==> flow/design.v <==
`timescale 1ns / 1ps
module digits(
    input clk,
    input reset,
	input [2:0] state,
    input [5:0] seconds, minutes,
    input [4:0] hours,
    output reg [3:0] ones,
    output reg [3:0] tens,
    output reg [3:0] hundreds,
    output reg [3:0] thousands
    );
    always @(posedge clk or posedge reset)
    begin
        if (reset) begin
            ones <= 0;
            tens <= 0;
            hundreds <= 0;
            thousands <= 0;
        end 
        else begin
			if(state==0 || state==1 || state==4) begin
				ones <= minutes % 10;
				tens <= minutes / 10;
				hundreds <= hours % 10;
				thousands <= hours / 10;
			end
			else if(state==2 || state==3) begin
				ones <= seconds % 10;
				tens <= seconds / 10;
				hundreds <= minutes % 10;
				thousands <= minutes / 10;
			end
        end
    end
endmodule
`timescale 1ns / 1ps
module seven_seg(
    input clk_100MHz,
    input por,
    input reset,
    input [2:0] state,
    input start_stop,
    input inc,
    input tm_state,
	input sw_state,
	input alarm_state,
	input [31:0] scount,
    input [1:0] edit_place,
    input [3:0] ones,
    input [3:0] tens,
    input [3:0] hundreds,
    input [3:0] thousands,
    output reg [0:6] seg,       
    output reg [3:0] digit     
    );
    parameter ZERO  = 7'b000_0001;  
    parameter ONE   = 7'b100_1111;  
    parameter TWO   = 7'b001_0010;  
    parameter THREE = 7'b000_0110;  
    parameter FOUR  = 7'b100_1100;  
    parameter FIVE  = 7'b010_0100; 
    parameter SIX   = 7'b010_0000;  
    parameter SEVEN = 7'b000_1111;
    parameter EIGHT = 7'b000_0000;  
    parameter NINE  = 7'b000_0100;  
    reg [1:0] digit_select;      
    reg [16:0] digit_timer;      
     reg sclk;
     integer count;
     always @(posedge clk_100MHz) begin
          if(por) begin
              count<=0;
              sclk<=0;
          end
          else if(count==24) begin 
              count<=0;
              sclk<=~sclk;
          end 
          else count<=count+1;
     end
    always @(posedge clk_100MHz or posedge reset) begin
        if(reset) begin
            digit_select <= 0;
            digit_timer <= 0; 
        end
        else if(por) begin
            digit_select <= 0;
            digit_timer <= 0;
        end
        else                                         
            if(digit_timer == 3 ) begin 
                digit_timer <= 0;                    
                digit_select <=  digit_select + 1;
            end
            else
                digit_timer <=  digit_timer + 1;
    end
    always @(digit_select) begin
        case(digit_select) 
            2'b00 : digit = 4'b1110;  
            2'b01 : digit = 4'b1101;  
            2'b10 : digit = 4'b1011;  
            2'b11 : digit = 4'b0111;  
        endcase
    end
    always @* begin
        seg = 7'b111_1111;
        case(digit_select)
            2'b00 : begin 
						if(state==0 && alarm_state==1 && start_stop && scount>1) begin  
                            if(sclk==1'b0) begin
                                seg=7'b111_1111;
                            end
                            else begin
                                case(ones)
                                    4'b0000 : seg = ZERO;
                                    4'b0001 : seg = ONE;
                                    4'b0010 : seg = TWO;
                                    4'b0011 : seg = THREE;
                                    4'b0100 : seg = FOUR;
                                    4'b0101 : seg = FIVE;
                                    4'b0110 : seg = SIX;
                                    4'b0111 : seg = SEVEN;
                                    4'b1000 : seg = EIGHT;
                                    4'b1001 : seg = NINE;
                                endcase
                            end
                        end
						else if(state==0 && inc && scount>14) begin  
                            if(sclk==1'b0) begin
                                seg=7'b111_1111;
                            end
                            else begin
                                case(ones)
                                    4'b0000 : seg = ZERO;
                                    4'b0001 : seg = ONE;
                                    4'b0010 : seg = TWO;
                                    4'b0011 : seg = THREE;
                                    4'b0100 : seg = FOUR;
                                    4'b0101 : seg = FIVE;
                                    4'b0110 : seg = SIX;
                                    4'b0111 : seg = SEVEN;
                                    4'b1000 : seg = EIGHT;
                                    4'b1001 : seg = NINE;
                                endcase
                            end
                        end
                        else if(state==1  && edit_place==0) begin
                            if(sclk==1'b0) begin
                                seg=7'b111_1111;
                            end
                            else begin
                                case(ones)
                                    4'b0000 : seg = ZERO;
                                    4'b0001 : seg = ONE;
                                    4'b0010 : seg = TWO;
                                    4'b0011 : seg = THREE;
                                    4'b0100 : seg = FOUR;
                                    4'b0101 : seg = FIVE;
                                    4'b0110 : seg = SIX;
                                    4'b0111 : seg = SEVEN;
                                    4'b1000 : seg = EIGHT;
                                    4'b1001 : seg = NINE;
                                endcase
                            end
                        end
                        else if(state==1  && edit_place==2) begin
                            if(sclk==1'b0) begin
                                seg=7'b111_1111;
                            end
                            else begin
                                case(ones)
                                    4'b0000 : seg = ZERO;
                                    4'b0001 : seg = ONE;
                                    4'b0010 : seg = TWO;
                                    4'b0011 : seg = THREE;
                                    4'b0100 : seg = FOUR;
                                    4'b0101 : seg = FIVE;
                                    4'b0110 : seg = SIX;
                                    4'b0111 : seg = SEVEN;
                                    4'b1000 : seg = EIGHT;
                                    4'b1001 : seg = NINE;
                                endcase
                            end
                        end
                        else if(state==2 && tm_state==0 &&  edit_place==0) begin
                            if(sclk==1'b0) begin
                                seg=7'b111_1111;
                            end
                            else begin
                                case(ones)
                                    4'b0000 : seg = ZERO;
                                    4'b0001 : seg = ONE;
                                    4'b0010 : seg = TWO;
                                    4'b0011 : seg = THREE;
                                    4'b0100 : seg = FOUR;
                                    4'b0101 : seg = FIVE;
                                    4'b0110 : seg = SIX;
                                    4'b0111 : seg = SEVEN;
                                    4'b1000 : seg = EIGHT;
                                    4'b1001 : seg = NINE;
                                endcase
                            end
                        end
						else if(state==3 && sw_state==0) begin
                            if(sclk==1'b0) begin
                                seg=7'b111_1111;
                            end
                            else begin
                                case(ones)
                                    4'b0000 : seg = ZERO;
                                    4'b0001 : seg = ONE;
                                    4'b0010 : seg = TWO;
                                    4'b0011 : seg = THREE;
                                    4'b0100 : seg = FOUR;
                                    4'b0101 : seg = FIVE;
                                    4'b0110 : seg = SIX;
                                    4'b0111 : seg = SEVEN;
                                    4'b1000 : seg = EIGHT;
                                    4'b1001 : seg = NINE;
                                endcase
                            end
                        end
						else if(state==4 && alarm_state==0 &&  edit_place==0) begin
                            if(sclk==1'b0) begin
                                seg=7'b111_1111;
                            end
                            else begin
                                case(ones)
                                    4'b0000 : seg = ZERO;
                                    4'b0001 : seg = ONE;
                                    4'b0010 : seg = TWO;
                                    4'b0011 : seg = THREE;
                                    4'b0100 : seg = FOUR;
                                    4'b0101 : seg = FIVE;
                                    4'b0110 : seg = SIX;
                                    4'b0111 : seg = SEVEN;
                                    4'b1000 : seg = EIGHT;
                                    4'b1001 : seg = NINE;
                                endcase
                            end
                        end
                        else begin
                            case(ones)
                                4'b0000 : seg = ZERO;
                                4'b0001 : seg = ONE;
                                4'b0010 : seg = TWO;
                                4'b0011 : seg = THREE;
                                4'b0100 : seg = FOUR;
                                4'b0101 : seg = FIVE;
                                4'b0110 : seg = SIX;
                                4'b0111 : seg = SEVEN;
                                4'b1000 : seg = EIGHT;
                                4'b1001 : seg = NINE;
                            endcase
                        end
            end               
            2'b01 : begin      
						if(state==0 && alarm_state==1 && start_stop && scount>1) begin
                            if(sclk==1'b0) begin
                                seg=7'b111_1111;
                            end
                            else begin
                                case(tens)
                                    4'b0000 : seg = ZERO;
                                    4'b0001 : seg = ONE;
                                    4'b0010 : seg = TWO;
                                    4'b0011 : seg = THREE;
                                    4'b0100 : seg = FOUR;
                                    4'b0101 : seg = FIVE;
                                    4'b0110 : seg = SIX;
                                    4'b0111 : seg = SEVEN;
                                    4'b1000 : seg = EIGHT;
                                    4'b1001 : seg = NINE;
                                endcase
                            end
                        end
						else if(state==0 && inc && scount>14) begin  
                            if(sclk==1'b0) begin
                                seg=7'b111_1111;
                            end
                            else begin
                                case(tens)
                                    4'b0000 : seg = ZERO;
                                    4'b0001 : seg = ONE;
                                    4'b0010 : seg = TWO;
                                    4'b0011 : seg = THREE;
                                    4'b0100 : seg = FOUR;
                                    4'b0101 : seg = FIVE;
                                    4'b0110 : seg = SIX;
                                    4'b0111 : seg = SEVEN;
                                    4'b1000 : seg = EIGHT;
                                    4'b1001 : seg = NINE;
                                endcase
                            end
                        end
                        else if(state==1 && edit_place==0) begin
                            if(sclk==1'b0) begin
                                seg=7'b111_1111;
                            end
                            else begin
                                case(tens)
                                    4'b0000 : seg = ZERO;
                                    4'b0001 : seg = ONE;
                                    4'b0010 : seg = TWO;
                                    4'b0011 : seg = THREE;
                                    4'b0100 : seg = FOUR;
                                    4'b0101 : seg = FIVE;
                                    4'b0110 : seg = SIX;
                                    4'b0111 : seg = SEVEN;
                                    4'b1000 : seg = EIGHT;
                                    4'b1001 : seg = NINE;
                                endcase
                            end
                        end
                        else if(state==1  && edit_place==2) begin
                            if(sclk==1'b0) begin
                                seg=7'b111_1111;
                            end
                            else begin
                                case(tens)
                                    4'b0000 : seg = ZERO;
                                    4'b0001 : seg = ONE;
                                    4'b0010 : seg = TWO;
                                    4'b0011 : seg = THREE;
                                    4'b0100 : seg = FOUR;
                                    4'b0101 : seg = FIVE;
                                    4'b0110 : seg = SIX;
                                    4'b0111 : seg = SEVEN;
                                    4'b1000 : seg = EIGHT;
                                    4'b1001 : seg = NINE;
                                endcase
                            end
                        end
                        else if(state==2 && tm_state==0 && edit_place==0) begin
                            if(sclk==1'b0) begin
                                seg=7'b111_1111;
                            end
                            else begin
                                case(tens)
                                    4'b0000 : seg = ZERO;
                                    4'b0001 : seg = ONE;
                                    4'b0010 : seg = TWO;
                                    4'b0011 : seg = THREE;
                                    4'b0100 : seg = FOUR;
                                    4'b0101 : seg = FIVE;
                                    4'b0110 : seg = SIX;
                                    4'b0111 : seg = SEVEN;
                                    4'b1000 : seg = EIGHT;
                                    4'b1001 : seg = NINE;
                                endcase
                            end
                        end
						else if(state==3 && sw_state==0) begin
                            if(sclk==1'b0) begin
                                seg=7'b111_1111;
                            end
                            else begin
                                case(tens)
                                    4'b0000 : seg = ZERO;
                                    4'b0001 : seg = ONE;
                                    4'b0010 : seg = TWO;
                                    4'b0011 : seg = THREE;
                                    4'b0100 : seg = FOUR;
                                    4'b0101 : seg = FIVE;
                                    4'b0110 : seg = SIX;
                                    4'b0111 : seg = SEVEN;
                                    4'b1000 : seg = EIGHT;
                                    4'b1001 : seg = NINE;
                                endcase
                            end
                        end
						else if(state==4 && alarm_state==0 &&  edit_place==0) begin
                            if(sclk==1'b0) begin
                                seg=7'b111_1111;
                            end
                            else begin
                                case(tens)
                                    4'b0000 : seg = ZERO;
                                    4'b0001 : seg = ONE;
                                    4'b0010 : seg = TWO;
                                    4'b0011 : seg = THREE;
                                    4'b0100 : seg = FOUR;
                                    4'b0101 : seg = FIVE;
                                    4'b0110 : seg = SIX;
                                    4'b0111 : seg = SEVEN;
                                    4'b1000 : seg = EIGHT;
                                    4'b1001 : seg = NINE;
                                endcase
                            end
                        end
                        else begin
                            case(tens)
                                4'b0000 : seg = ZERO;
                                4'b0001 : seg = ONE;
                                4'b0010 : seg = TWO;
                                4'b0011 : seg = THREE;
                                4'b0100 : seg = FOUR;
                                4'b0101 : seg = FIVE;
                                4'b0110 : seg = SIX;
                                4'b0111 : seg = SEVEN;
                                4'b1000 : seg = EIGHT;
                                4'b1001 : seg = NINE;
                            endcase
                        end
                    end
            2'b10 : begin   
						if(state==0 && alarm_state==1 && start_stop && scount>1) begin  
                            if(sclk==1'b0) begin
                                seg=7'b111_1111;
                            end
                            else begin
                                case(hundreds)
                                    4'b0000 : seg = ZERO;
                                    4'b0001 : seg = ONE;
                                    4'b0010 : seg = TWO;
                                    4'b0011 : seg = THREE;
                                    4'b0100 : seg = FOUR;
                                    4'b0101 : seg = FIVE;
                                    4'b0110 : seg = SIX;
                                    4'b0111 : seg = SEVEN;
                                    4'b1000 : seg = EIGHT;
                                    4'b1001 : seg = NINE;
                                endcase
                            end
                        end
						else if(state==0 && inc && scount>14) begin  
                            if(sclk==1'b0) begin
                                seg=7'b111_1111;
                            end
                            else begin
                                case(hundreds)
                                    4'b0000 : seg = ZERO;
                                    4'b0001 : seg = ONE;
                                    4'b0010 : seg = TWO;
                                    4'b0011 : seg = THREE;
                                    4'b0100 : seg = FOUR;
                                    4'b0101 : seg = FIVE;
                                    4'b0110 : seg = SIX;
                                    4'b0111 : seg = SEVEN;
                                    4'b1000 : seg = EIGHT;
                                    4'b1001 : seg = NINE;
                                endcase
                            end
                        end
                        else if(state==1  && edit_place==1) begin
                            if(sclk==1'b0) begin
                                seg=7'b111_1111;
                            end
                            else begin
                                case(hundreds)
                                    4'b0000 : seg = ZERO;
                                    4'b0001 : seg = ONE;
                                    4'b0010 : seg = TWO;
                                    4'b0011 : seg = THREE;
                                    4'b0100 : seg = FOUR;
                                    4'b0101 : seg = FIVE;
                                    4'b0110 : seg = SIX;
                                    4'b0111 : seg = SEVEN;
                                    4'b1000 : seg = EIGHT;
                                    4'b1001 : seg = NINE;
                                endcase
                            end
                        end
                        else if(state==1  && edit_place==3) begin
                            if(sclk==1'b0) begin
                                seg=7'b111_1111;
                            end
                            else begin
                                case(hundreds)
                                    4'b0000 : seg = ZERO;
                                    4'b0001 : seg = ONE;
                                    4'b0010 : seg = TWO;
                                    4'b0011 : seg = THREE;
                                    4'b0100 : seg = FOUR;
                                    4'b0101 : seg = FIVE;
                                    4'b0110 : seg = SIX;
                                    4'b0111 : seg = SEVEN;
                                    4'b1000 : seg = EIGHT;
                                    4'b1001 : seg = NINE;
                                endcase
                            end
                        end
                        else if(state==2 && tm_state==0 && edit_place==1) begin
                            if(sclk==1'b0) begin
                                seg=7'b111_1111;
                            end
                            else begin
                                case(hundreds)
                                    4'b0000 : seg = ZERO;
                                    4'b0001 : seg = ONE;
                                    4'b0010 : seg = TWO;
                                    4'b0011 : seg = THREE;
                                    4'b0100 : seg = FOUR;
                                    4'b0101 : seg = FIVE;
                                    4'b0110 : seg = SIX;
                                    4'b0111 : seg = SEVEN;
                                    4'b1000 : seg = EIGHT;
                                    4'b1001 : seg = NINE;
                                endcase
                            end
                        end
						else if(state==3 && sw_state==0) begin
                            if(sclk==1'b0) begin
                                seg=7'b111_1111;
                            end
                            else begin
                                case(hundreds)
                                    4'b0000 : seg = ZERO;
                                    4'b0001 : seg = ONE;
                                    4'b0010 : seg = TWO;
                                    4'b0011 : seg = THREE;
                                    4'b0100 : seg = FOUR;
                                    4'b0101 : seg = FIVE;
                                    4'b0110 : seg = SIX;
                                    4'b0111 : seg = SEVEN;
                                    4'b1000 : seg = EIGHT;
                                    4'b1001 : seg = NINE;
                                endcase
                            end
                        end
						else if(state==4 && alarm_state==0 && edit_place==1) begin
                            if(sclk==1'b0) begin
                                seg=7'b111_1111;
                            end
                            else begin
                                case(hundreds)
                                    4'b0000 : seg = ZERO;
                                    4'b0001 : seg = ONE;
                                    4'b0010 : seg = TWO;
                                    4'b0011 : seg = THREE;
                                    4'b0100 : seg = FOUR;
                                    4'b0101 : seg = FIVE;
                                    4'b0110 : seg = SIX;
                                    4'b0111 : seg = SEVEN;
                                    4'b1000 : seg = EIGHT;
                                    4'b1001 : seg = NINE;
                                endcase
                            end
                        end
                        else begin
                            case(hundreds)
                                4'b0000 : seg = ZERO;
                                4'b0001 : seg = ONE;
                                4'b0010 : seg = TWO;
                                4'b0011 : seg = THREE;
                                4'b0100 : seg = FOUR;
                                4'b0101 : seg = FIVE;
                                4'b0110 : seg = SIX;
                                4'b0111 : seg = SEVEN;
                                4'b1000 : seg = EIGHT;
                                4'b1001 : seg = NINE;
                            endcase
                        end
                    end
            2'b11 : begin     
						if(state==0 && alarm_state==1 && start_stop && scount>1) begin  
                            if(sclk==1'b0) begin
                                seg=7'b111_1111;
                            end
                            else begin
                                case(thousands)
                                    4'b0000 : seg = ZERO;
                                    4'b0001 : seg = ONE;
                                    4'b0010 : seg = TWO;
                                    4'b0011 : seg = THREE;
                                    4'b0100 : seg = FOUR;
                                    4'b0101 : seg = FIVE;
                                    4'b0110 : seg = SIX;
                                    4'b0111 : seg = SEVEN;
                                    4'b1000 : seg = EIGHT;
                                    4'b1001 : seg = NINE;
                                endcase
                            end
                        end
						else if(state==0 && inc && scount>14) begin  
                            if(sclk==1'b0) begin
                                seg=7'b111_1111;
                            end
                            else begin
                                case(thousands)
                                    4'b0000 : seg = ZERO;
                                    4'b0001 : seg = ONE;
                                    4'b0010 : seg = TWO;
                                    4'b0011 : seg = THREE;
                                    4'b0100 : seg = FOUR;
                                    4'b0101 : seg = FIVE;
                                    4'b0110 : seg = SIX;
                                    4'b0111 : seg = SEVEN;
                                    4'b1000 : seg = EIGHT;
                                    4'b1001 : seg = NINE;
                                endcase
                            end
                        end
                        else if(state==1  && edit_place==1) begin
                            if(sclk==1'b0) begin
                                seg=7'b111_1111;
                            end
                            else begin
                                case(thousands)
                                    4'b0000 : seg = ZERO;
                                    4'b0001 : seg = ONE;
                                    4'b0010 : seg = TWO;
                                    4'b0011 : seg = THREE;
                                    4'b0100 : seg = FOUR;
                                    4'b0101 : seg = FIVE;
                                    4'b0110 : seg = SIX;
                                    4'b0111 : seg = SEVEN;
                                    4'b1000 : seg = EIGHT;
                                    4'b1001 : seg = NINE;
                                endcase
                            end
                        end
                        else if(state==1  && edit_place==3) begin
                            if(sclk==1'b0) begin
                                seg=7'b111_1111;
                            end
                            else begin
                                case(thousands)
                                    4'b0000 : seg = ZERO;
                                    4'b0001 : seg = ONE;
                                    4'b0010 : seg = TWO;
                                    4'b0011 : seg = THREE;
                                    4'b0100 : seg = FOUR;
                                    4'b0101 : seg = FIVE;
                                    4'b0110 : seg = SIX;
                                    4'b0111 : seg = SEVEN;
                                    4'b1000 : seg = EIGHT;
                                    4'b1001 : seg = NINE;
                                endcase
                            end
                        end
                        else if(state==2 && tm_state==0 && edit_place==1) begin
                            if(sclk==1'b0) begin
                                seg=7'b111_1111;
                            end
                            else begin
                                case(thousands)
                                    4'b0000 : seg = ZERO;
                                    4'b0001 : seg = ONE;
                                    4'b0010 : seg = TWO;
                                    4'b0011 : seg = THREE;
                                    4'b0100 : seg = FOUR;
                                    4'b0101 : seg = FIVE;
                                    4'b0110 : seg = SIX;
                                    4'b0111 : seg = SEVEN;
                                    4'b1000 : seg = EIGHT;
                                    4'b1001 : seg = NINE;
                                endcase
                            end
                        end
						else if(state==3 && sw_state==0) begin
                            if(sclk==1'b0) begin
                                seg=7'b111_1111;
                            end
                            else begin
                                case(thousands)
                                    4'b0000 : seg = ZERO;
                                    4'b0001 : seg = ONE;
                                    4'b0010 : seg = TWO;
                                    4'b0011 : seg = THREE;
                                    4'b0100 : seg = FOUR;
                                    4'b0101 : seg = FIVE;
                                    4'b0110 : seg = SIX;
                                    4'b0111 : seg = SEVEN;
                                    4'b1000 : seg = EIGHT;
                                    4'b1001 : seg = NINE;
                                endcase
                            end
                        end
						else if(state==4 && alarm_state==0 && edit_place==1) begin
                            if(sclk==1'b0) begin
                                seg=7'b111_1111;
                            end
                            else begin
                                case(thousands)
                                    4'b0000 : seg = ZERO;
                                    4'b0001 : seg = ONE;
                                    4'b0010 : seg = TWO;
                                    4'b0011 : seg = THREE;
                                    4'b0100 : seg = FOUR;
                                    4'b0101 : seg = FIVE;
                                    4'b0110 : seg = SIX;
                                    4'b0111 : seg = SEVEN;
                                    4'b1000 : seg = EIGHT;
                                    4'b1001 : seg = NINE;
                                endcase
                            end
                        end
                        else begin
                            case(thousands)
                                4'b0000 : seg = ZERO;
                                4'b0001 : seg = ONE;
                                4'b0010 : seg = TWO;
                                4'b0011 : seg = THREE;
                                4'b0100 : seg = FOUR;
                                4'b0101 : seg = FIVE;
                                4'b0110 : seg = SIX;
                                4'b0111 : seg = SEVEN;
                                4'b1000 : seg = EIGHT;
                                4'b1001 : seg = NINE;
                            endcase
                        end
                    end
        endcase
    end
endmodule
module top(input clk, por, reset, start_stop, mode, edit_shift, inc, output reg buzzer, output [0:6] seg,output [3:0] digit,output reg [4:0] mode_value);
reg [1:0] edit_place;
reg [5:0] seconds,minutes;
reg [4:0] hours;
reg [5:0] seconds_temp,minutes_temp;
reg [4:0] hours_temp;
reg [5:0] al_minutes;
reg [4:0] al_hours;
reg [4:0] day_temp;
reg [3:0] month_temp;
wire [3:0] ones,tens,hundreds,thousands;
parameter clock = 0;
parameter edit =1;
parameter timer =2; 
parameter stop_watch=3;
parameter alarm=4;
parameter tm_stop=0;
parameter tm_start=1;
parameter sw_stop=0;
parameter sw_start=1;
parameter alarm_off=0;
parameter alarm_on=1;
reg tm_state, tm_nstate;
reg sw_state, sw_nstate;
reg alarm_state, alarm_nstate;
reg [2:0] state, nstate;   
reg trigger;
reg sclk;
integer count;
reg[31:0] scount;
reg[31:0] a_count;
digits digits_1(clk,reset,state,seconds,minutes,hours,ones,tens,hundreds,thousands);
seven_seg seven_seg_1(clk,por,reset,state,start_stop,inc,tm_state,sw_state,alarm_state,scount,edit_place,ones,tens,hundreds,thousands,seg,digit);
 always @(posedge clk) begin
     if(por) begin
         count<=0;
         sclk<=0;
     end
     else if(count==49) begin 
         count<=0;
         sclk<=~sclk;
     end 
     else count<=count+1;
 end
 always @(posedge clk) begin
  if(por) begin
	seconds_temp<=0;
	minutes_temp<=0;
	hours_temp<=0;
	buzzer<=0;
	a_count<=0;
  end
  else begin
	if(state==edit) begin
		if(edit_place==0 || edit_place==1) begin
			if (reset==1 && scount==16) begin
				hours_temp<=hours;
				minutes_temp<=minutes;
				seconds_temp<=seconds;
			end
			else if (inc==1 && scount==16) begin
				hours_temp<=hours;
				minutes_temp<=minutes;
			end
		end
	end
	if(sclk==1'b1 && count==0) begin  
		seconds_temp<=seconds_temp + 1; 
		if(seconds_temp==59) begin 
			seconds_temp<=0;  
			minutes_temp<=minutes_temp + 1;
			if(minutes_temp==59) begin 
				minutes_temp<=0; 
				hours_temp<=hours_temp + 1; 
			   if(hours_temp==23) begin  
					hours_temp<=0; 
				end 
			end
		end     
	end
	if(hours_temp==al_hours && minutes_temp==al_minutes && alarm_state==alarm_on) begin
		if(seconds_temp==0)
			buzzer<=1;
		else if(start_stop && buzzer==1) begin
			if(a_count<15)
				a_count<=a_count + 1;
			else if(start_stop && a_count==15) begin
				buzzer<=0;
				a_count<=a_count + 1;
			end
			else
				a_count<=a_count + 1;		
		end
		else
			a_count<=0;
	end
	else begin
		a_count<=0;
		buzzer<=0;
	end
  end
 end
always @(posedge clk) begin
    if(por)
        mode_value<=5'b10000;
    else if(state==clock)
        mode_value<=5'b10000;
    else if(state==edit)
        mode_value<=5'b01000;
    else if(state==timer)
        mode_value<=5'b00100;
    else if(state==stop_watch)
        mode_value<=5'b00010;
	else if(state==alarm)
        mode_value<=5'b00001;
end
always@(posedge clk) begin
  if(por) begin
	day_temp<=1;
	month_temp<=1;
  end
  else begin
	if(state==edit) begin
		if(edit_place==2 || edit_place==3) begin
			if (reset==1 && scount==16) begin
				day_temp<=hours;
				month_temp<=minutes;
			end
			else if (inc==1 && scount==16) begin
				day_temp<=hours;
				month_temp<=minutes;
			end
		end
	end
	if(seconds_temp==59 && minutes_temp==59 && hours_temp==23 && sclk==1 && count==49) begin
		day_temp<=day_temp + 1;
		if(month_temp==2 && day_temp==28) begin
			day_temp<=1;
			month_temp<=month_temp + 1;
		end
		else if(day_temp== (30+(month_temp & 1)^(month_temp>7))) begin 
			day_temp<=1;
			month_temp<=month_temp + 1;
			if(month_temp==12) 
				month_temp<=1;
		end
	end
  end
end
always @(posedge(clk)) begin
  if(por) begin
	edit_place<=0;
	seconds<=0;
	minutes<=0;
	hours<=0;
	al_minutes<=0;
	al_hours<=0;
	tm_state<=tm_stop;
	tm_nstate<=tm_stop;
	sw_state<=sw_stop;
	sw_nstate<=sw_stop;
	alarm_state<=alarm_off;
	alarm_nstate<=alarm_off;
	state<=clock;
	nstate<=clock;
	trigger<=0;
	scount<=0;
  end
  else
	case(state)
	clock: begin
		if(mode) begin
            if(scount<15)  
                scount<=scount+1;
            else begin
                if(mode && scount==15) begin  
					nstate<=edit;
					trigger<=1; 
                    scount<=scount+1;
                end
                else begin
					nstate<=nstate;
                    scount<=scount+1;
                end
            end
        end
		else if(alarm_state==alarm_on && start_stop) begin
			if(scount<15)
					scount<=scount + 1;
				else begin
					hours<=al_hours;
					minutes<=al_minutes;
				end
		end
		else if(inc) begin 
			if(scount<15)
				scount<=scount + 1;
			else begin
				hours<=day_temp;
				minutes<=month_temp;
			end
		end
		else begin
		    scount<=0;
			state<=nstate;
			hours<=hours_temp;
			minutes<=minutes_temp;
			seconds<=seconds_temp;
			alarm_state<=alarm_nstate;
		end
	end
	edit: begin
		if(trigger) begin
			edit_place<=0;
			trigger<=0;
		end
		if(reset) begin 
			if(scount<15)  
				scount<=scount+1;
			else begin
				if(reset && scount==15) begin  
					if(edit_place==0 || edit_place==1) begin
						seconds<=0;
						minutes<=0;
						hours<=0;
					end
					else begin
						hours<=1;
						minutes<=1;
					end
					scount<=scount+1;
				end
				else begin
					scount<=scount+1;
				end
			end
		end
		else if(mode) begin
			if(scount<15)  
				scount<=scount+1;
			else begin
				if(mode && scount==15) begin  
					nstate<=timer;
					scount<=scount+1;
				end
				else begin
					nstate<=nstate;
					scount<=scount+1;
					trigger<=1;
				end
			end
		end
		else if(edit_shift) begin
			if(scount<15)  
				scount<=scount+1;
			else begin
				if(edit_shift && scount==15) begin  
					scount<=scount+1;
					if(edit_place<3)
						edit_place<=edit_place + 1;
					else
						edit_place<=0;
				end
				else begin
					scount<=scount+1;
					edit_place<=edit_place;
				end
			end
		end
		else if(inc) begin
			if(scount<15)  
				scount<=scount+1;
			else begin
				if(inc && scount==15) begin  
					if(edit_place==0) begin  
						if(minutes<59)
							minutes<=minutes+1;
						else
							minutes<=0;
					end
					else if(edit_place==1) begin  
						if(hours<23)
							hours<=hours+1;
						else
							hours<=0;
					end 
					else if(edit_place==2) begin  
						if(minutes<12)
							minutes<=minutes + 1;
						else
							minutes<=1;
					end
					else if(edit_place==3) begin  
						if(minutes==2) begin
							if(hours<28)
								hours<=hours + 1;
							else
								hours<=1;
						end
						else begin
							if(hours < (30+(month_temp & 1)^(month_temp>7)))
								hours<=hours + 1;
							else
								hours<=1;
						end
					end
					scount<=scount+1;
				end
				else begin
					scount<=scount+1;
				end
			end
		end
		else begin
			if(edit_place==0 || edit_place==1) begin
				if(minutes!=minutes_temp || hours!=hours_temp) begin
					minutes<=minutes_temp;
					hours<=hours_temp;
				end
			end
			else begin
				if(minutes!=month_temp || hours!=day_temp) begin
					minutes<=month_temp;
					hours<=day_temp;
				end
			end
			scount<=0;
			if (nstate==timer)
				trigger<=1;
			state<=nstate;
		end
	  end
	timer: begin
		if(trigger) begin
			edit_place<=0;
			minutes<=0;
			seconds<=0;
			trigger<=0;
		end
		case(tm_state)
			tm_stop: begin
				if(reset == 1'b1) begin 
					if(scount<15)  
						scount<=scount+1;
					else begin
						if(reset && scount==15) begin  
							seconds<=0;
							minutes<=0;
							scount<=scount+1;
						end
						else begin
							seconds<=seconds;
							minutes<=minutes;
							scount<=scount+1;
						end
					end
				end
				else if(mode) begin
					if(scount<15)  
						scount<=scount+1;
					else begin
						if(mode && scount==15) begin   
							nstate<=stop_watch;
							trigger<=1;
							scount<=scount+1;
						end
						else begin
							nstate<=nstate;
							scount<=scount+1;
						end
					end
				end
				else if(inc) begin
					if(scount<15)  
						scount<=scount+1;
					else begin
						if(inc && scount==15) begin  
							if(edit_place==1) begin
								if(minutes<60)
									minutes<=minutes+1;
								else
									minutes<=0;
							end 
							else begin
								if(seconds<59)
									seconds<=seconds+1;
								else
									seconds<=0;
							end
							scount<=scount+1;
						end
						else begin
							scount<=scount+1;
							minutes<=minutes;
							seconds<=seconds;
						end
					end
				end
				else if(edit_shift) begin
					if(scount<15)  
						scount<=scount+1;
					else begin
						if(edit_shift && scount==15) begin  
							scount<=scount+1;
							if(edit_place<1)
								edit_place<=edit_place + 1;
							else
								edit_place<=0;
						end
						else begin
							edit_place<=edit_place;
							scount<=scount+1;
						end
					end
				end
				else if(start_stop) begin
					if(scount<15)  
						scount<=scount+1;
					else begin
						if(start_stop && scount==15) begin  
							tm_nstate<=tm_start;
							scount<=scount+1;
						end
						else begin
							tm_nstate<=tm_nstate;
							scount<=scount+1;
						end
					end
				end
				else begin
					scount<=0;
					if (nstate==stop_watch)
						trigger<=1;
					state<=nstate;
					tm_state<=tm_nstate;
				end
			end
			tm_start: begin
				if(start_stop) begin
					if(scount<15)  
						scount<=scount+1;
					else begin
						if(start_stop && scount==15) begin  
							tm_nstate<=tm_stop;
							scount<=scount+1;
						end
						else begin
							tm_nstate<=tm_nstate;
							scount<=scount+1;
						end
					end
				end
				else begin
					scount<=0;
					tm_state<=tm_nstate;
					if(sclk==1'b1 && count==0 && tm_nstate==tm_start) begin  
						if(minutes>0) begin
							if(seconds>0) 
								seconds<=seconds-1;
							else begin
								minutes<=minutes-1;
								seconds<=6'd59;
							end
						end
						else begin
							if(seconds==0) begin
							    tm_nstate<=tm_stop;
								seconds<=seconds;
								minutes<=minutes;
							end
							else
								seconds<=seconds-1;
						end		
					end
				end
			end
			default: begin
				tm_state<=tm_stop;
				seconds<=seconds;
				minutes<=minutes;
			end
		endcase
		end
		stop_watch: begin
			if(trigger) begin
				edit_place<=0;
				minutes<=0;
				seconds<=0;
				trigger<=0;
			end
			case(sw_state)
			sw_stop: begin
				if(reset == 1'b1) begin 
					if(scount<15)  
						scount<=scount+1;
					else begin
						if(reset && scount==15) begin  
							seconds<=0;
							minutes<=0;
							scount<=scount+1;
						end
						else begin
							seconds<=seconds;
							minutes<=minutes;
							scount<=scount+1;
						end
					end
				end
				else if(mode) begin
					if(scount<15)  
						scount<=scount+1;
					else begin
						if(mode && scount==15) begin   
							nstate<=alarm;
							scount<=scount+1;
						end
						else begin
							nstate<=nstate;
							scount<=scount+1;
							trigger<=1;
						end
					end
				end
				else if(start_stop) begin
					if(scount<15)  
						scount<=scount+1;
					else begin
						if(start_stop && scount==15) begin  
							sw_nstate<=sw_start;
							scount<=scount+1;
						end
						else begin
							sw_nstate<=sw_nstate;
							scount<=scount+1;
						end
					end
				end
				else begin
					scount<=0;
					if (nstate==alarm)
						trigger<=1;
					state<=nstate;
					sw_state<=sw_nstate;
				end
			end
			sw_start: begin
				if(start_stop) begin
					if(scount<15)  
						scount<=scount+1;
					else begin
						if(start_stop && scount==15) begin  
							sw_nstate<=sw_stop;
							scount<=scount+1;
						end
						else begin
							sw_nstate<=sw_nstate;
							scount<=scount+1;
						end
					end
				end
				else begin
					scount<=0;
					sw_state<=sw_nstate;
					if(sclk==1'b1 && count==0 && sw_nstate==sw_start) begin  
						if(minutes<59) begin
							if(seconds<59) 
								seconds<=seconds+1;
							else begin
								minutes<=minutes+1;
								seconds<=6'd00;
							end
						end
						else begin
							if(seconds==6'd59) begin
							    sw_nstate<=sw_stop;
								seconds<=seconds;
								minutes<=minutes;
							end
							else
								seconds<=seconds+1;
						end		
					end
				end
			end
			default: begin
				sw_state<=sw_stop;
				seconds<=seconds;
				minutes<=minutes;
			end
			endcase
		end
		alarm: begin
			if(trigger) begin
				edit_place<=0;
				minutes<=al_minutes;
				hours  <=al_hours;
				trigger<=0;
			end
			case(alarm_state)
				alarm_off: begin
					if(mode) begin
						if(scount<15)  
							scount<=scount+1;
						else begin
							if(mode && scount==15) begin   
								nstate<=clock;
								scount<=scount+1;
							end
							else begin
								nstate<=nstate;
								scount<=scount+1;
							end
						end
					end
					else if(start_stop) begin
						if(scount<15)  
							scount<=scount+1;
						else begin
							if(start_stop && scount==15) begin  
								alarm_nstate<=alarm_on;
								scount<=scount+1;
							end
							else begin
								alarm_nstate<=alarm_nstate;
								scount<=scount+1;
							end
						end
					end
					else if(inc) begin
						if(scount<15)  
							scount<=scount+1;
						else begin
							if(inc && scount==15) begin  
								if(edit_place==1) begin
									if(hours<23)
										hours<=hours+1;
									else
										hours<=0;
								end 
								else if(edit_place==0) begin
									if(minutes<59)
										minutes<=minutes+1;
									else
										minutes<=0;
								end
								scount<=scount+1;
							end
							else begin
								scount<=scount+1;
							end
						end
					end
					else if(edit_shift) begin
						if(scount<15)  
							scount<=scount+1;
						else begin
							if(edit_shift && scount==15) begin  
								scount<=scount+1;
								if(edit_place<1)
									edit_place<=edit_place + 1;
								else
									edit_place<=0;
							end
							else begin
								edit_place<=edit_place;
								scount<=scount+1;
							end
						end
					end
					else begin
						scount<=0;
						al_minutes<=minutes;
						al_hours<=hours;
						state<=nstate;
						alarm_state<=alarm_nstate;
					end
				end
				alarm_on: begin
					if(mode) begin
						if(scount<15)  
							scount<=scount+1;
						else begin
							if(mode && scount==15) begin   
								nstate<=clock;
								scount<=scount+1;
							end
							else begin
								nstate<=nstate;
								scount<=scount+1;
							end
						end
					end
					else if(start_stop) begin
						if(scount<15)  
							scount<=scount+1;
						else begin
							if(start_stop && scount==15) begin  
								alarm_nstate<=alarm_off;
								scount<=scount+1;
							end
							else begin
								alarm_nstate<=alarm_nstate;
								scount<=scount+1;
							end
						end
					end
					else begin
						scount<=0;
						state<=nstate;
						alarm_state<=alarm_nstate;
					end
				end
			endcase
		end
		default: begin
			state<=clock;
			seconds<=seconds;
			minutes<=minutes;
			hours<=hours;
		end
	endcase
end
endmodule
Reports on top --
Tool output for the design above, in the order of the flow. Line numbers count from 1 in the design file above. Operators: Yosys type, input widths -> output width; for muxes data width and select width s. Library cell names are shortened. A cell with n/a has no value.
Inputs: top module top, clock clk, standard-cell library sky130hd, corner tt_025C_1v80

After elaboration --
Counts by Yosys on the flattened word-level netlist (proc, flatten, opt, wreduce; memories kept). Register bits leave out memories and registers merged into their read ports (data or address). Print and check cells are left out. Yosys's memory passes give these memory sizes; they may raise the number of words (mostly to a power of two), join words into wider ones and drop unused or constant bits.
Operators by class: add/sub/neg operators 18, div/mod/pow operators 6, $lt $le $gt $ge 16, equality and inequality tests 120, muxes and demuxes 389, bitwise gates (word level) 11, reduce/logical cells 88
Operators by type and width (number):
- $mux 32 | 20
- $mux 6 | 90
- $mux 7 | 56
- $div 6x4->32 const B | 2
- $mod 6x4->32 const B | 2
- $mux 5 | 51
- $pmux 32 s2 | 3
- $pmux 32 s5 | 1
- $div 5x4->32 const B | 1
- $mod 5x4->32 const B | 1
- $mux 3 | 39
- $ne 2x2->1 const B | 50
- $mux 1 | 70
- $add 32x1->32 const B | 2
- $add 32x2->32 const B | 2
- $lt 32x4->1 const B | 2
- $eq 32x4->1 const B | 2
- $mux 4 | 16
- $ne 3x3->1 const B | 16
- $pmux 6 s2 | 4
- $mux 2 | 20
- $logic_and 1x1->1 | 36
- $reduce_and 17->1 | 2
- $mux 17 | 2
- $gt 32x1->1 const B | 1
- $gt 32x4->1 const B | 1
- $eq 32x5->1 const B | 1
- $eq 32x6->1 const B | 1
Not listed: further kinds 73, cells in them 154.
Word-level totals: register bits after elaboration 240, bits in read-only memories 3584, memories 32, input bits 7, cells after elaboration 717
Memories:
- (name not given) | words 16, bits a word 7, read ports 1, wr ports 0, RTL line 116 | case(ones)
- (name not given) | words 16, bits a word 7, read ports 1, wr ports 0, RTL line 135 | case(ones)
- (name not given) | words 16, bits a word 7, read ports 1, wr ports 0, RTL line 154 | case(ones)
- (name not given) | words 16, bits a word 7, read ports 1, wr ports 0, RTL line 173 | case(ones)
- (name not given) | words 16, bits a word 7, read ports 1, wr ports 0, RTL line 192 | case(ones)
- (name not given) | words 16, bits a word 7, read ports 1, wr ports 0, RTL line 211 | case(ones)
Further memories, not shown: 26.

Depth --
Yosys ltp: most cells in a row. Word level: on the elaborated netlist, between registers, memories and ports. Mapped: between sequential cells and ports; inverters and the memories' decode and read muxes count.
Depth: depth in word-level cells 16, ABC_AREA 0, mapped depth 17

After synthesis --
The flow's flattened synthesis, as Yosys stat reports it; memories are mapped. The netlist is that of the ABC_AREA named above (0 if unset); the other value can give another one. The area totals of this step are shown rounded.
Cells by type (number):
- dfxtp_1 | 205
- nor2_1 | 341
- a21oi_1 | 172
- dfrtp_1 | 33
- ha_1 | 66
- xor2_1 | 90
- nand2_1 | 203
- o21ai_0 | 123
- nand3_1 | 104
- clkbuf_1 | 137
- mux2i_1 | 46
- xnor2_1 | 52
- nor3_1 | 70
- nor4_1 | 53
- inv_1 | 80
- nand4_1 | 48
- and3_1 | 44
- a211oi_1 | 34
Other cell types: 75; their cells: 459.
Mapped netlist: mapped cells 2360, synthesis area 17340 µm², area of sequential cells 4930 µm², flip-flop cells 238, buffers 163
By module: a second synthesis without flattening, with its own total; a netlist apart from the flattened one above.
Second synthesis, totals: cell total of the unflattened synthesis 2349, area (unflattened synthesis) 17950 µm²
Each row is one instance without its submodules.
By module:
- top | times used 1, cells 1681, area 12490 µm², seq. area 3443 µm²
- seven_seg | times used 1, cells 450, area 3715 µm², seq. area 1136 µm²
- digits | times used 1, cells 218, area 1749 µm², seq. area 350.3 µm²

Path before layout --
Source: OpenSTA report_checks on the synthesized netlist (no wires, ideal clock, input and output delay 20% of the period each), path of least setup slack; recovery checks are left aside. Register names are those of the netlist, which keeps one name where synthesis merged equal registers.
Timing path after synthesis: path kind input port to output port, from input start_stop, to output seg[0], period 10000 ps, external input delay 2000 ps, external output delay 2000 ps, launch time at the first pin 2000 ps, data arrival time 3861 ps, data required time 8000 ps, slack 4139 ps, path delay 1861 ps, driving pins on the path 10, path buffers 2, period reached after synthesis 5861 ps
"path delay" is the arrival time less input delay plus setup time. A path that ends at an output port has no setup time. "driving pins on the path": output pins that drive a net of the path, with the launching flip-flop's if there is one; two outputs of one cell count as two. "period reached after synthesis" is the clock period less the worst setup slack; recovery checks do not enter. This is arithmetic on one report: input and output delays are still those of the set period (20% each). Between the ends stands the longest chain of elaborated cells between them, by number of cells; it is not shown to be the way that was timed. Of several equally long chains one is given. A line is the first line of the expression or statement that the cell stems from. Yosys adds cells for indexed reads and writes and turns some case tables into memories.
On the way, after synthesis: path through clkbuf_1 > and2_1 > clkbuf_1 > a21oi_1 > o21ai_0 > a31oi_1 > a21oi_1 > nand3b_1 > nor2_1 > a41oi_1, cells in the longest elaborated chain 4
Ends and longest elaborated chain, after synthesis:
- start: declaration | RTL line 709 | module top(input clk, por, reset, start_stop, mode, edit_shift, inc, output reg buzzer, output [0:6] seg,outpu ...
- $logic_and 1x1->1 x2 | RTL line 558 | if(state==0 && alarm_state==1 && start_stop && scount>1) begin
- $mux 7 | RTL line 558
- $pmux 7 s4 | RTL line 109 | case(digit_select)
- end: declaration | RTL line 709

Timing after layout --
Path of least setup slack in the final report of stored run 3 (OpenROAD, finished layout, wires in). Where an end is a register, its clock arrival counts in the times. The path's times are printed in steps of 10 ps; the period is the one set.
Timing path after layout: path kind input port to output port, from input inc, to output seg[6], period 7580 ps, external input delay 1520 ps, external output delay 1520 ps, launch time at the first pin 1520 ps, data arrival time 4750 ps, data required time 6060 ps, slack 1320 ps, driving pins on the path 8, path buffers 3
Between the ends stands the longest chain of elaborated cells between them, by number of cells; it is not shown to be the way that was timed. Of several equally long chains one is given.
On the way, after layout: path through clkdlybuf4s50_1 > buf_4 > nand2b_1 > a31oi_1 > a21oi_1 > o21ai_0 > a41oi_1 > clkdlybuf4s50_1, cells in the longest elaborated chain 5
Ends and longest elaborated chain, after layout:
- start: declaration | RTL line 709 | module top(input clk, por, reset, start_stop, mode, edit_shift, inc, output reg buzzer, output [0:6] seg,outpu ...
- $logic_and 1x1->1 x2 | RTL line 577 | else if(state==0 && inc && scount>14) begin
- $mux 7 | RTL line 577
- $mux 7 | RTL line 558 | if(state==0 && alarm_state==1 && start_stop && scount>1) begin
- $pmux 7 s4 | RTL line 109 | case(digit_select)
- end: declaration | RTL line 709

Subject: flow runs of top

Hi,

Settings and measured results of 4 stored flow runs for module top (sky130hd), not sorted in any way. The constraints put input and output delay at 20% of the set period each and load the outputs with 0.01 pF.
"clock period achieved" means the clock period less the worst setup slack. The figure is calculated, with input and output delays left at 20% of the set period.
"critical path time" means the part of the period allowed to the worst setup path (the constraints hold back 20% at inputs and 20% at outputs) less its slack; where the path has registers, the arrival times of their clocks count too.
"total power of the final layout" rests on the timing tool's default activity at the inputs, not on a simulated workload.
"critical path time" is known to 10 ps.
Values from the reports are rounded here.

[stored run 1] flow files
==> flow/run.sh <==
#!/bin/bash
# the make line also repeats the synthesis and layout settings of config.mk as NAME=value (left out here)
make -C /OpenROAD-flow-scripts/flow DESIGN_CONFIG=/design/flow/config.mk WORK_HOME=/design/flow/orfs CLKGATE_MAP_FILE= finish
==> flow/config.mk <==
export PLATFORM = sky130hd
export DESIGN_NAME = top
export DESIGN_NICKNAME = top
export VERILOG_FILES = /design/flow/design.v
export SDC_FILE = /design/flow/constraint.sdc
export NUM_CORES = 4
export LEC_CHECK = 0
export ABC_AREA = 1
export CAP_MARGIN = 20
export CELL_PAD_IN_SITES_DETAIL_PLACEMENT = 1
export CORE_MARGIN = 6
export CORE_UTILIZATION = 70
export CTS_CLUSTER_SIZE = 44
export GPL_TIMING_DRIVEN = 0
export MAX_ROUTING_LAYER = met5
export MIN_ROUTING_LAYER = met2
export SLEW_MARGIN = 35
export TNS_END_PERCENT = 40
==> flow/constraint.sdc <==
create_clock -name core_clock -period 10.0 [get_ports {clk}]
set_input_delay 2.0000 -clock core_clock [delete_from_list [all_inputs] [get_ports {clk}]]
set_output_delay 2.0000 -clock core_clock [all_outputs]
set_load 0.01 [all_outputs]

[stored run 1] result: incomplete, placement halted on DPL-0033

[stored run 2] flow files
==> flow/run.sh <==
#!/bin/bash
# the make line also repeats the synthesis and layout settings of config.mk as NAME=value (left out here)
make -C /OpenROAD-flow-scripts/flow DESIGN_CONFIG=/design/flow/config.mk WORK_HOME=/design/flow/orfs CLKGATE_MAP_FILE= finish
==> flow/config.mk <==
export PLATFORM = sky130hd
export DESIGN_NAME = top
export DESIGN_NICKNAME = top
export VERILOG_FILES = /design/flow/design.v
export SDC_FILE = /design/flow/constraint.sdc
export NUM_CORES = 4
export LEC_CHECK = 0
export ABC_AREA = 1
export CAP_MARGIN = 20
export CORE_ASPECT_RATIO = 0.64
export CORE_MARGIN = 6
export CORE_UTILIZATION = 40
export CTS_CLUSTER_DIAMETER = 320
export GPL_TIMING_DRIVEN = 0
export MAX_ROUTING_LAYER = met4
export MIN_ROUTING_LAYER = met2
export SLEW_MARGIN = 40
==> flow/constraint.sdc <==
create_clock -name core_clock -period 7.73 [get_ports {clk}]
set_input_delay 1.5460 -clock core_clock [delete_from_list [all_inputs] [get_ports {clk}]]
set_output_delay 1.5460 -clock core_clock [all_outputs]
set_load 0.01 [all_outputs]

[stored run 2] result: incomplete, routing halted on GRT-0116

[stored run 3] flow files
==> flow/run.sh <==
#!/bin/bash
# the make line also repeats the synthesis and layout settings of config.mk as NAME=value (left out here)
make -C /OpenROAD-flow-scripts/flow DESIGN_CONFIG=/design/flow/config.mk WORK_HOME=/design/flow/orfs CLKGATE_MAP_FILE= finish
==> flow/config.mk <==
export PLATFORM = sky130hd
export DESIGN_NAME = top
export DESIGN_NICKNAME = top
export VERILOG_FILES = /design/flow/design.v
export SDC_FILE = /design/flow/constraint.sdc
export NUM_CORES = 4
export LEC_CHECK = 0
export CAP_MARGIN = 20
export CORE_MARGIN = 2
export CORE_UTILIZATION = 17
export SLEW_MARGIN = 20
==> flow/constraint.sdc <==
create_clock -name core_clock -period 7.58 [get_ports {clk}]
set_input_delay 1.5160 -clock core_clock [delete_from_list [all_inputs] [get_ports {clk}]]
set_output_delay 1.5160 -clock core_clock [all_outputs]
set_load 0.01 [all_outputs]

[stored run 3] result: critical path time 3230 ps; type of the worst setup path input port to output port; clock period achieved 6262 ps; post-synthesis cell area 17340 µm²; post-route utilization 19.5%; total power of the final layout 3.011 mW; die size 104600 µm²; setup slack of the worst path 1318 ps; final setup TNS 0 ps; post-route worst hold slack 463 ps; standard-cell area after routing 19790 µm²

[stored run 4] flow files
==> flow/run.sh <==
#!/bin/bash
# the make line also repeats the synthesis and layout settings of config.mk as NAME=value (left out here)
make -C /OpenROAD-flow-scripts/flow DESIGN_CONFIG=/design/flow/config.mk WORK_HOME=/design/flow/orfs CLKGATE_MAP_FILE= finish
==> flow/config.mk <==
export PLATFORM = sky130hd
export DESIGN_NAME = top
export DESIGN_NICKNAME = top
export VERILOG_FILES = /design/flow/design.v
export SDC_FILE = /design/flow/constraint.sdc
export NUM_CORES = 4
export LEC_CHECK = 0
export ABC_AREA = 1
export CAP_MARGIN = 20
export CELL_PAD_IN_SITES_DETAIL_PLACEMENT = 2
export CORE_ASPECT_RATIO = 0.93
export CORE_MARGIN = 2
export CORE_UTILIZATION = 49
export GPL_ROUTABILITY_DRIVEN = 1
export GPL_TIMING_DRIVEN = 0
export SETUP_SLACK_MARGIN = 0.83
export SLEW_MARGIN = 20
==> flow/constraint.sdc <==
create_clock -name core_clock -period 5.67 [get_ports {clk}]
set_input_delay 1.1340 -clock core_clock [delete_from_list [all_inputs] [get_ports {clk}]]
set_output_delay 1.1340 -clock core_clock [all_outputs]
set_load 0.01 [all_outputs]

[stored run 4] result: incomplete, placement halted on DPL-0033

Regards
